==> flow/design.v <==
module ctr #(
	parameter ADR_WIDTH = 6
)(
	input wire clk_i,
	input wire rst_i,
	input wire carry_i,
	input wire [2-1:0] op_i,
	output reg [1-1:0] ctr_marmux_o,
	output reg [2-1:0] ctr_carrymux_o,
	output reg ctr_pc_reg_en_o,
	output reg ctr_a_reg_en_o,
	output reg ctr_mar_reg_en_o,
	output reg ctr_d_reg_en_o,
	output reg ctr_we_o,
	output reg [2-1:0] ctr_aluop_o
);
	localparam STATE_WIDTH = 12;
	localparam [STATE_WIDTH-1:0]
		s_fi	=	12'b000_000_000_001,
		s_rm	=	12'b000_000_000_010,
		s_nf	=	12'b000_000_000_100,
		s_nc	=	12'b000_000_001_000,
		s_af	=	12'b000_000_010_000,
		s_ac	=	12'b000_000_100_000,
		s_jc	=	12'b000_001_000_000,
		s_sw	=	12'b000_010_000_000,
		s_pm	=	12'b000_100_000_000,
		s_nw	=	12'b001_000_000_000,
		s_aw	=	12'b010_000_000_000,
		s_fw	=	12'b100_000_000_000;
	reg [STATE_WIDTH-1:0] current, next;
	always @(posedge clk_i) begin:sequential
		if (rst_i) begin
			current <= s_fi;
		end else begin
			current <= next;
		end
	end
	always @* begin:combnext
	case (current)
		s_fi:
			next = s_fw;
		s_fw:
			next = s_rm;
		s_rm:
			case (op_i)
				2'b00 : begin
					next = s_nf;
				end
				2'b01 : begin
					next = s_af;
				end
				2'b10 : begin
					next = s_sw;
				end
				2'b11 : begin
					if (carry_i) begin
						next = s_jc;
					end else begin
						next = s_fi;
					end
				end
				default:
					next = s_fi;
			endcase
		s_nf:
			next = s_nw;
                s_nw:
                        next = s_nc;
		s_nc:
			next = s_pm;
		s_af:
			next = s_aw;
                s_aw:
                        next = s_ac;
		s_ac:
			next = s_pm;
		s_jc:
			next = s_pm;
		s_sw:
			next = s_pm;
		s_pm:
			next = s_fi;
		default:
			next = s_fi;
	endcase
	end
	always @* begin:combout
	case(current)
		s_fi:
		begin
			ctr_pc_reg_en_o = 1'b1;
			ctr_marmux_o = 1'b1;
			ctr_mar_reg_en_o = 1'b0;
			ctr_aluop_o = 2'b01;
			ctr_a_reg_en_o = 1'b0;
			ctr_we_o = 1'b0;
			ctr_d_reg_en_o = 1'b0;
			ctr_carrymux_o = 2'b00;
		end
		s_fw:
		begin
			ctr_pc_reg_en_o = 1'b1;
			ctr_marmux_o = 1'b1;
			ctr_mar_reg_en_o = 1'b0;
			ctr_aluop_o = 2'b01;
			ctr_a_reg_en_o = 1'b0;
			ctr_we_o = 1'b0;
			ctr_d_reg_en_o = 1'b1;
			ctr_carrymux_o = 2'b00;
		end
		s_rm:
		begin
			ctr_pc_reg_en_o = 1'b0;
			ctr_marmux_o = 1'b0;
			ctr_mar_reg_en_o = 1'b1;
			ctr_aluop_o = 2'b01;
			ctr_a_reg_en_o = 1'b0;
			ctr_we_o = 1'b0;
			ctr_d_reg_en_o = 1'b0;
			ctr_carrymux_o = 2'b00;
		end
		s_nf:
		begin
			ctr_pc_reg_en_o = 1'b0;
			ctr_marmux_o = 1'b1;
			ctr_mar_reg_en_o = 1'b0;
			ctr_aluop_o = 2'b01;
			ctr_a_reg_en_o = 1'b0;
			ctr_we_o = 1'b0;
			ctr_d_reg_en_o = 1'b0;
			ctr_carrymux_o = 2'b00;
		end
		s_nw:
		begin
			ctr_pc_reg_en_o = 1'b0;
			ctr_marmux_o = 1'b1;
			ctr_mar_reg_en_o = 1'b0;
			ctr_aluop_o = 2'b01;
			ctr_a_reg_en_o = 1'b0;
			ctr_we_o = 1'b0;
			ctr_d_reg_en_o = 1'b1;
			ctr_carrymux_o = 2'b00;
		end
		s_nc:
		begin
			ctr_pc_reg_en_o = 1'b0;
			ctr_marmux_o = 1'b1;
			ctr_mar_reg_en_o = 1'b0;
			ctr_aluop_o = 2'b00;
			ctr_a_reg_en_o = 1'b1;
			ctr_we_o = 1'b0;
			ctr_d_reg_en_o = 1'b0;
			ctr_carrymux_o = 2'b01;
		end
		s_af:
		begin
			ctr_pc_reg_en_o = 1'b0;
			ctr_marmux_o = 1'b1;
			ctr_mar_reg_en_o = 1'b0;
			ctr_aluop_o = 2'b01;
			ctr_a_reg_en_o = 1'b0;
			ctr_we_o = 1'b0;
			ctr_d_reg_en_o = 1'b0;
			ctr_carrymux_o = 2'b00;
		end
		s_aw:
		begin
			ctr_pc_reg_en_o = 1'b0;
			ctr_marmux_o = 1'b1;
			ctr_mar_reg_en_o = 1'b0;
			ctr_aluop_o = 2'b01;
			ctr_a_reg_en_o = 1'b0;
			ctr_we_o = 1'b0;
			ctr_d_reg_en_o = 1'b1;
			ctr_carrymux_o = 2'b00;
		end
		s_ac:
		begin
			ctr_pc_reg_en_o = 1'b0;
			ctr_marmux_o = 1'b1;
			ctr_mar_reg_en_o = 1'b0;
			ctr_aluop_o = 2'b01;
			ctr_a_reg_en_o = 1'b1;
			ctr_we_o = 1'b0;
			ctr_d_reg_en_o = 1'b0;
			ctr_carrymux_o = 2'b01;
		end
		s_jc:
		begin
			ctr_pc_reg_en_o = 1'b0;
			ctr_marmux_o = 1'b1;
			ctr_mar_reg_en_o = 1'b0;
			ctr_aluop_o = 2'b01;
			ctr_a_reg_en_o = 1'b0;
			ctr_we_o = 1'b0;
			ctr_d_reg_en_o = 1'b0;
			ctr_carrymux_o = 2'b10;
		end
		s_sw:
		begin
			ctr_pc_reg_en_o = 1'b0;
			ctr_marmux_o = 1'b1;
			ctr_mar_reg_en_o = 1'b0;
			ctr_aluop_o = 2'b01;
			ctr_a_reg_en_o = 1'b0;
			ctr_we_o = 1'b1;
			ctr_d_reg_en_o = 1'b0;
			ctr_carrymux_o = 2'b00;
		end
		s_pm:
		begin
			ctr_pc_reg_en_o = 1'b0;
			ctr_marmux_o = 1'b1;
			ctr_mar_reg_en_o = 1'b1;
			ctr_aluop_o = 2'b01;
			ctr_a_reg_en_o = 1'b0;
			ctr_we_o = 1'b0;
			ctr_d_reg_en_o = 1'b0;
			ctr_carrymux_o = 2'b00;
		end
		default:
		begin
			ctr_pc_reg_en_o = 1'b0;
			ctr_marmux_o = 1'b1;
			ctr_mar_reg_en_o = 1'b1;
			ctr_aluop_o = 2'b01;
			ctr_a_reg_en_o = 1'b0;
			ctr_we_o = 1'b0;
			ctr_d_reg_en_o = 1'b0;
			ctr_carrymux_o = 2'b00;
		end
	endcase
	end
endmodule
module adr #(
	parameter ADR_WIDTH = 6
)(
	input wire clk_i,
	input wire rst_i,
	input wire [ADR_WIDTH-1:0] adr_i,
	input wire [1-1:0] ctr_marmux_i,
	input wire ctr_mar_reg_en_i,
	input wire ctr_pc_reg_en_i,
	output wire [ADR_WIDTH-1:0] adr_o
);
	reg [ADR_WIDTH-1:0] mar_reg;
	reg [ADR_WIDTH-1:0] mar_reg_next;
	reg [ADR_WIDTH-1:0] pc_reg;
	reg [ADR_WIDTH-1:0] pc_reg_next;
	always @(posedge clk_i) begin:seq
		if (rst_i) begin
			pc_reg <= 0;
			mar_reg <= 0;
		end else begin
			if (ctr_pc_reg_en_i) begin
				pc_reg <= pc_reg_next;
			end
			if (ctr_mar_reg_en_i) begin
				mar_reg <= mar_reg_next;
			end
		end
	end
	always @* begin:comb
		pc_reg_next = mar_reg + 1'd1;
		case (ctr_marmux_i)
			1'b0 : begin
				mar_reg_next = adr_i;
			end
			1'b1 : begin
				mar_reg_next = pc_reg;
			end
			default:
				mar_reg_next = pc_reg;
		endcase
	end
	assign adr_o = mar_reg;
endmodule
module dat #(
	parameter DATA_WIDTH = 8
)(
	input wire clk_i,
	input wire rst_i,
	input wire [DATA_WIDTH-1:0] data_i,
	input wire [2-1:0] ctr_aluop_i,
	input wire ctr_a_reg_en_i,
	input wire [2-1:0] ctr_carrymux_i,
	output wire carry_o,
	output wire [DATA_WIDTH-1:0] data_o
);
	reg [DATA_WIDTH-1:0] a_reg;
	reg [DATA_WIDTH-1:0] a_reg_next;
	reg carry_reg;
	reg carry_next;
	reg carry_alu;
	always @(posedge clk_i) begin:seq
		if (rst_i) begin
			a_reg <= 0;
			carry_reg <= 0;
		end else begin
			if (ctr_a_reg_en_i) begin
				a_reg <= a_reg_next;
			end
			carry_reg <= carry_next;
		end
	end
	always @* begin:comb
		case (ctr_aluop_i)
			2'b00 : begin
				{carry_alu, a_reg_next} =
					{1'b0, ~(a_reg | data_i)};
			end
			2'b01 : begin
				{carry_alu, a_reg_next} =
					a_reg + data_i;
			end
			2'b11 : begin
				{carry_alu, a_reg_next} = {1'b0, a_reg};
			end
			2'b10 : begin
				{carry_alu, a_reg_next} = {carry_reg, a_reg};
			end
			default:
				{carry_alu, a_reg_next} = {carry_reg, a_reg};
		endcase
		case (ctr_carrymux_i)
			2'b00 : begin
				carry_next = carry_reg;
			end
			2'b01 : begin
				carry_next = carry_alu;
			end
			2'b10 : begin
				carry_next = 0;
			end
			default:
				carry_next = carry_reg;
		endcase
	end
	assign data_o = a_reg;
	assign carry_o = carry_reg;
endmodule
module alpacacorn #(
	parameter ADR_WIDTH = 6,
	parameter DATA_WIDTH = 8
)(
	input wire clk_i,
	input wire rst_i,
	input wire [DATA_WIDTH-1:0] data_i,
	output wire [DATA_WIDTH-1:0] data_o,
	output wire [ADR_WIDTH-1:0] adr_o,
	output wire we_o
);
	wire carry_dat_ctr;
	wire [2-1:0] ctr_carrymux_ctr_dat;
	wire ctr_a_reg_en_ctr_dat;
	wire [1-1:0] ctr_marmux_ctr_adr;
	wire ctr_mar_reg_en_ctr_adr;
	wire ctr_pc_reg_en_ctr_adr;
	wire ctr_d_reg_en;
	wire [2-1:0] ctr_aluop_ctr_dat;
	reg [DATA_WIDTH-1:0] d_reg;
	always @(posedge clk_i) begin:seq
		if (rst_i) begin
			d_reg <= 0;
		end else begin
			if (ctr_d_reg_en) begin
				d_reg <= data_i;
			end
		end
	end
	ctr #(
		.ADR_WIDTH(ADR_WIDTH)
	) i_ctr (
		.clk_i(clk_i),
		.rst_i(rst_i),
		.carry_i(carry_dat_ctr),
		.op_i(d_reg[DATA_WIDTH-1:DATA_WIDTH-2]),
		.ctr_marmux_o(ctr_marmux_ctr_adr),
		.ctr_carrymux_o(ctr_carrymux_ctr_dat),
		.ctr_a_reg_en_o(ctr_a_reg_en_ctr_dat),
		.ctr_d_reg_en_o(ctr_d_reg_en),
		.ctr_mar_reg_en_o(ctr_mar_reg_en_ctr_adr),
		.ctr_pc_reg_en_o(ctr_pc_reg_en_ctr_adr),
		.ctr_aluop_o(ctr_aluop_ctr_dat),
		.ctr_we_o(we_o)
	);
	adr #(
		.ADR_WIDTH(ADR_WIDTH)
	) i_adr (
		.clk_i(clk_i),
		.rst_i(rst_i),
		.adr_i(d_reg[ADR_WIDTH-1:0]),
		.ctr_marmux_i(ctr_marmux_ctr_adr),
		.ctr_mar_reg_en_i(ctr_mar_reg_en_ctr_adr),
		.ctr_pc_reg_en_i(ctr_pc_reg_en_ctr_adr),
		.adr_o(adr_o)
	);
	dat #(
		.DATA_WIDTH(DATA_WIDTH)
	) i_dat (
		.clk_i(clk_i),
		.rst_i(rst_i),
		.data_i(d_reg),
		.ctr_aluop_i(ctr_aluop_ctr_dat),
		.ctr_carrymux_i(ctr_carrymux_ctr_dat),
		.ctr_a_reg_en_i(ctr_a_reg_en_ctr_dat),
		.carry_o(carry_dat_ctr),
		.data_o(data_o)
	);
endmodule
# Tool chain data of alpacacorn
# What the tools print for alpacacorn, step after step.
# Lines are those of the file above, counted from 1.
# The mark -- stands for no value.
# inputs
top_module	alpacacorn
clk_port	clk_i
library	sky130hd
lib_corner	tt_025C_1v80

# Word-level counts
# Counts by Yosys on the flattened word-level netlist (proc, flatten, opt, wreduce; memories kept). Register bits leave out memories and registers merged into their read ports (data or address). Print and check cells are left out. Cells with the same type and inputs are merged into one.
# bits
input_bits	10
regBits	41
output_inout_bits	15
elab_cells	55
# classes
logic	4
eq_ne	20
addsub	2
mux	13
reduce_logical	10
# ops
cell	count
12-bit parallel mux with 8-bit select	1
12-bit parallel mux with 4-bit select	1
9-bit parallel mux with 3-bit select	1
12-bit by 1-bit equality test with 1-bit output (second input constant)	1
12-bit by 10-bit equality test with 1-bit output (second input constant)	1
12-bit by 11-bit equality test with 1-bit output (second input constant)	1
12-bit equality test (second input constant)	1
12-bit by 2-bit equality test with 1-bit output (second input constant)	1
12-bit by 3-bit equality test with 1-bit output (second input constant)	1
12-bit by 4-bit equality test with 1-bit output (second input constant)	1
12-bit by 5-bit equality test with 1-bit output (second input constant)	1
12-bit by 6-bit equality test with 1-bit output (second input constant)	1
12-bit by 7-bit equality test with 1-bit output (second input constant)	1
12-bit by 8-bit equality test with 1-bit output (second input constant)	1
6-bit parallel mux with 2-bit select	1
10-bit OR reduction	1
8-bit by 8-bit adder with 9-bit output	1
8-bit OR	1
8-bit NOT	1
7-bit 2-to-1 mux	1
2-bit equality test (second input constant)	3
6-bit by 1-bit adder with 6-bit output (second input constant)	1
1-bit 2-to-1 mux	6
1-bit by 2-bit equality test with 1-bit output (second input constant)	2
2-bit by 1-bit equality test with 1-bit output (second input constant)	2
2-bit logical NOT	2
2-bit OR reduction	2
4-bit OR reduction	1
# Other operator kinds: 9; their cells: 10.

# Logic depth
# Yosys ltp: most cells in a row. Word level: on the elaborated netlist, between registers, memories and ports. Mapped: between sequential cells and ports; inverters and the memories' decode and read muxes count.
# logic_depth
word_depth	6
abc_area	0
ltp_mapped	8
depth_no_buf	8

# Synthesis result
# The flow's flattened synthesis, as Yosys stat reports it; memories are mapped. The netlist is that of the ABC_AREA named above (0 if unset); the other value can give another one.
# Totals and module areas in this step are rounded.
# synth_totals
ffs	41
stdcells	232
seq_area_um2	821
buffers	10
synth_area_um2	2030
# by_type
cell_type	count	area_total_um2
sky130_fd_sc_hd__dfxtp_1	41	820.787
sky130_fd_sc_hd__ha_1	18	225.216
sky130_fd_sc_hd__mux2i_1	16	160.154
sky130_fd_sc_hd__nor2_1	40	150.144
sky130_fd_sc_hd__a21oi_1	21	105.101
sky130_fd_sc_hd__inv_1	19	71.318
sky130_fd_sc_hd__a211oi_1	8	60.058
sky130_fd_sc_hd__xor2_1	5	43.792
sky130_fd_sc_hd__nor2b_1	6	37.536
sky130_fd_sc_hd__nor3_1	7	35.034
sky130_fd_sc_hd__xnor2_1	4	35.034
sky130_fd_sc_hd__nand3_1	6	30.029
sky130_fd_sc_hd__nand2_1	6	22.522
sky130_fd_sc_hd__fa_1	1	20.019
sky130_fd_sc_hd__nor4_1	3	18.768
sky130_fd_sc_hd__a221oi_1	2	17.517
sky130_fd_sc_hd__buf_2	3	15.014
sky130_fd_sc_hd__clkbuf_1	4	15.014
# Not listed: further types 16, cells in them 22.
# By module: a second synthesis without flattening, with its own total; a netlist apart from the flattened one above.
# hier_totals
hier_cells	231
hier_area_um2	2130
# Rows give one instance, submodules left out.
# by_module
module	mod_seq_area_um2	n_cells	n_inst	area_um2
dat (DATA_WIDTH=8)	180	108	1	902
adr (ADR_WIDTH=6)	240	56	1	531
ctr (ADR_WIDTH=6)	240	41	1	415
alpacacorn	160	26	1	285

# Timing after synthesis
# Path of least setup slack by OpenSTA after synthesis, without wires, with an ideal clock, recovery checks aside; 20% of the period is set as input and as output delay. Where synthesis merged equal registers, the netlist keeps one of their names.
# synth_path
kind	reg-to-reg
startpoint	register i_dat.a_reg[0]
endpoint	register i_dat.carry_reg
t_first_pin_ns	0.000
delay_ns	2.046
t_required_ns	2.430
driving_pins	9
slack_ns	0.453
setup_ns	0.070
n_path_buf	0
tclk_ns	2.5
arrival_ns	1.976
synth_period_reached_ns	2.047
# "delay_ns" is the arrival time less input delay plus setup time.
# "driving_pins": output pins that drive a net of the path, with the launching flip-flop's if there is one; two outputs of one cell count as two.
# "synth_period_reached_ns" = period - worst setup slack (recovery checks aside). The figure is calculated, with input and output delays left at 20% of the set period.
# The rows between start and end are the longest chain of elaborated cells between them; the timing report does not say that the signal goes this way. Where chains are equally long, one stands for them.
# A line is the first line of the expression or statement that the cell stems from. Yosys adds cells for indexed reads and writes and turns some case tables into memories.
# synth_via
path_cell_list	sky130_fd_sc_hd__dfxtp_1 -> sky130_fd_sc_hd__ha_1 -> sky130_fd_sc_hd__inv_1 -> sky130_fd_sc_hd__fa_1 -> sky130_fd_sc_hd__and2b_1 -> sky130_fd_sc_hd__o2111ai_1 -> sky130_fd_sc_hd__and4b_1 -> sky130_fd_sc_hd__or3_1 -> sky130_fd_sc_hd__a21oi_1
elab_chain_cells	3
cone_cells	3
cone_lines	3
classes_between	add/sub: 1; mux: 2
# synth_lines
item	line_no	source
from (decl)	291	reg [DATA_WIDTH-1:0] a_reg;
from (assign)	298	a_reg <= 0;
from (assign)	302	a_reg <= a_reg_next;
8-bit by 8-bit adder with 9-bit output	315	a_reg + data_i;
9-bit parallel mux with 3-bit select	308	case (ctr_aluop_i)
1-bit parallel mux with 2-bit select	326	case (ctr_carrymux_i)
to (assign)	299	carry_reg <= 0;
to (assign)	304	carry_reg <= carry_next;
to (decl)	293	reg carry_reg;

# Worst path after layout
# Path of least setup slack in the final report of flow run 1 (OpenROAD, finished layout, wires in). Where an end is a register, its clock arrival counts in the times.
# layout_path
kind	reg-to-reg
startpoint	register d_reg[0]
endpoint	register i_dat.carry_reg
t_required_ns	2.72
tclk_ns	2.5
arrival_ns	2.36
setup_ns	0.06
n_path_buf	0
slack_ns	0.36
driving_pins	9
t_first_pin_ns	0.29
# The rows between start and end are the longest chain of elaborated cells between them; the timing report does not say that the signal goes this way. Where chains are equally long, one stands for them.
# layout_via
path_cell_list	sky130_fd_sc_hd__dfxtp_1 -> sky130_fd_sc_hd__ha_1 -> sky130_fd_sc_hd__inv_1 -> sky130_fd_sc_hd__fa_1 -> sky130_fd_sc_hd__and2b_1 -> sky130_fd_sc_hd__o2111ai_1 -> sky130_fd_sc_hd__and4b_1 -> sky130_fd_sc_hd__or3_1 -> sky130_fd_sc_hd__a21oi_1
elab_chain_cells	3
cone_cells	3
cone_lines	3
classes_between	add/sub: 1; mux: 2
# layout_lines
item	line_no	source
from (decl)	362	reg [DATA_WIDTH-1:0] d_reg;
from (assign)	365	d_reg <= 0;
from (assign)	368	d_reg <= data_i;
8-bit by 8-bit adder with 9-bit output	315	a_reg + data_i;
9-bit parallel mux with 3-bit select	308	case (ctr_aluop_i)
1-bit parallel mux with 2-bit select	326	case (ctr_carrymux_i)
to (assign)	299	carry_reg <= 0;
to (assign)	304	carry_reg <= carry_next;
to (decl)	293	reg carry_reg;

# Top module alpacacorn; platform sky130hd; tools Yosys and OpenROAD; 4 stored runs in no particular order. Input and output delays are each 20% of the period that was set; the output load is 0.01 pF.
# "worst_path_ns" = time allowed to the worst setup path (clock period - input delay - output delay, where it has them) - its slack; a late launch clock adds to it, a late capture clock takes from it.
# Values from the reports are rounded here.
# Settings: -- = not set for that run.
item,flow run 1,flow run 2,flow run 3,flow run 4
period_ns,2.5,1.95,2.43,2.43
CAP_MARGIN,20,40,20,20
CORE_MARGIN,2,2,10,10
CORE_UTILIZATION,40,27,26,26
SLEW_MARGIN,20,20,5,5
ABC_AREA,--,1,--,--
CELL_PAD_IN_SITES_DETAIL_PLACEMENT,--,0,1,1
CORE_ASPECT_RATIO,--,0.68,--,--
CTS_CLUSTER_DIAMETER,--,291,197,197
MAX_ROUTING_LAYER,--,met4,met5,met4
PLACE_DENSITY_LB_ADDON,--,0.17,--,--
SETUP_SLACK_MARGIN,--,0.55,--,--
CTS_CLUSTER_SIZE,--,--,68,68
GPL_ROUTABILITY_DRIVEN,--,--,0,0
GPL_TIMING_DRIVEN,--,--,0,0
HOLD_SLACK_MARGIN,--,--,0.18,0.18
TNS_END_PERCENT,--,--,60,60
hold_ws_ns,0.411,0.434,0.425,0.425
fin_util_pct,51.2,37.6,32.9,32.9
synthArea_um2,2030,2120,2030,2030
worst_path_ns,2.14,1.54,2.22,2.22
critical_path_type,reg-to-reg,reg-to-reg,reg-to-reg,reg-to-reg
final_setup_ws_ns,0.363,0.415,0.210,0.211
design_die_area_um2,5660,8570,11700,11700
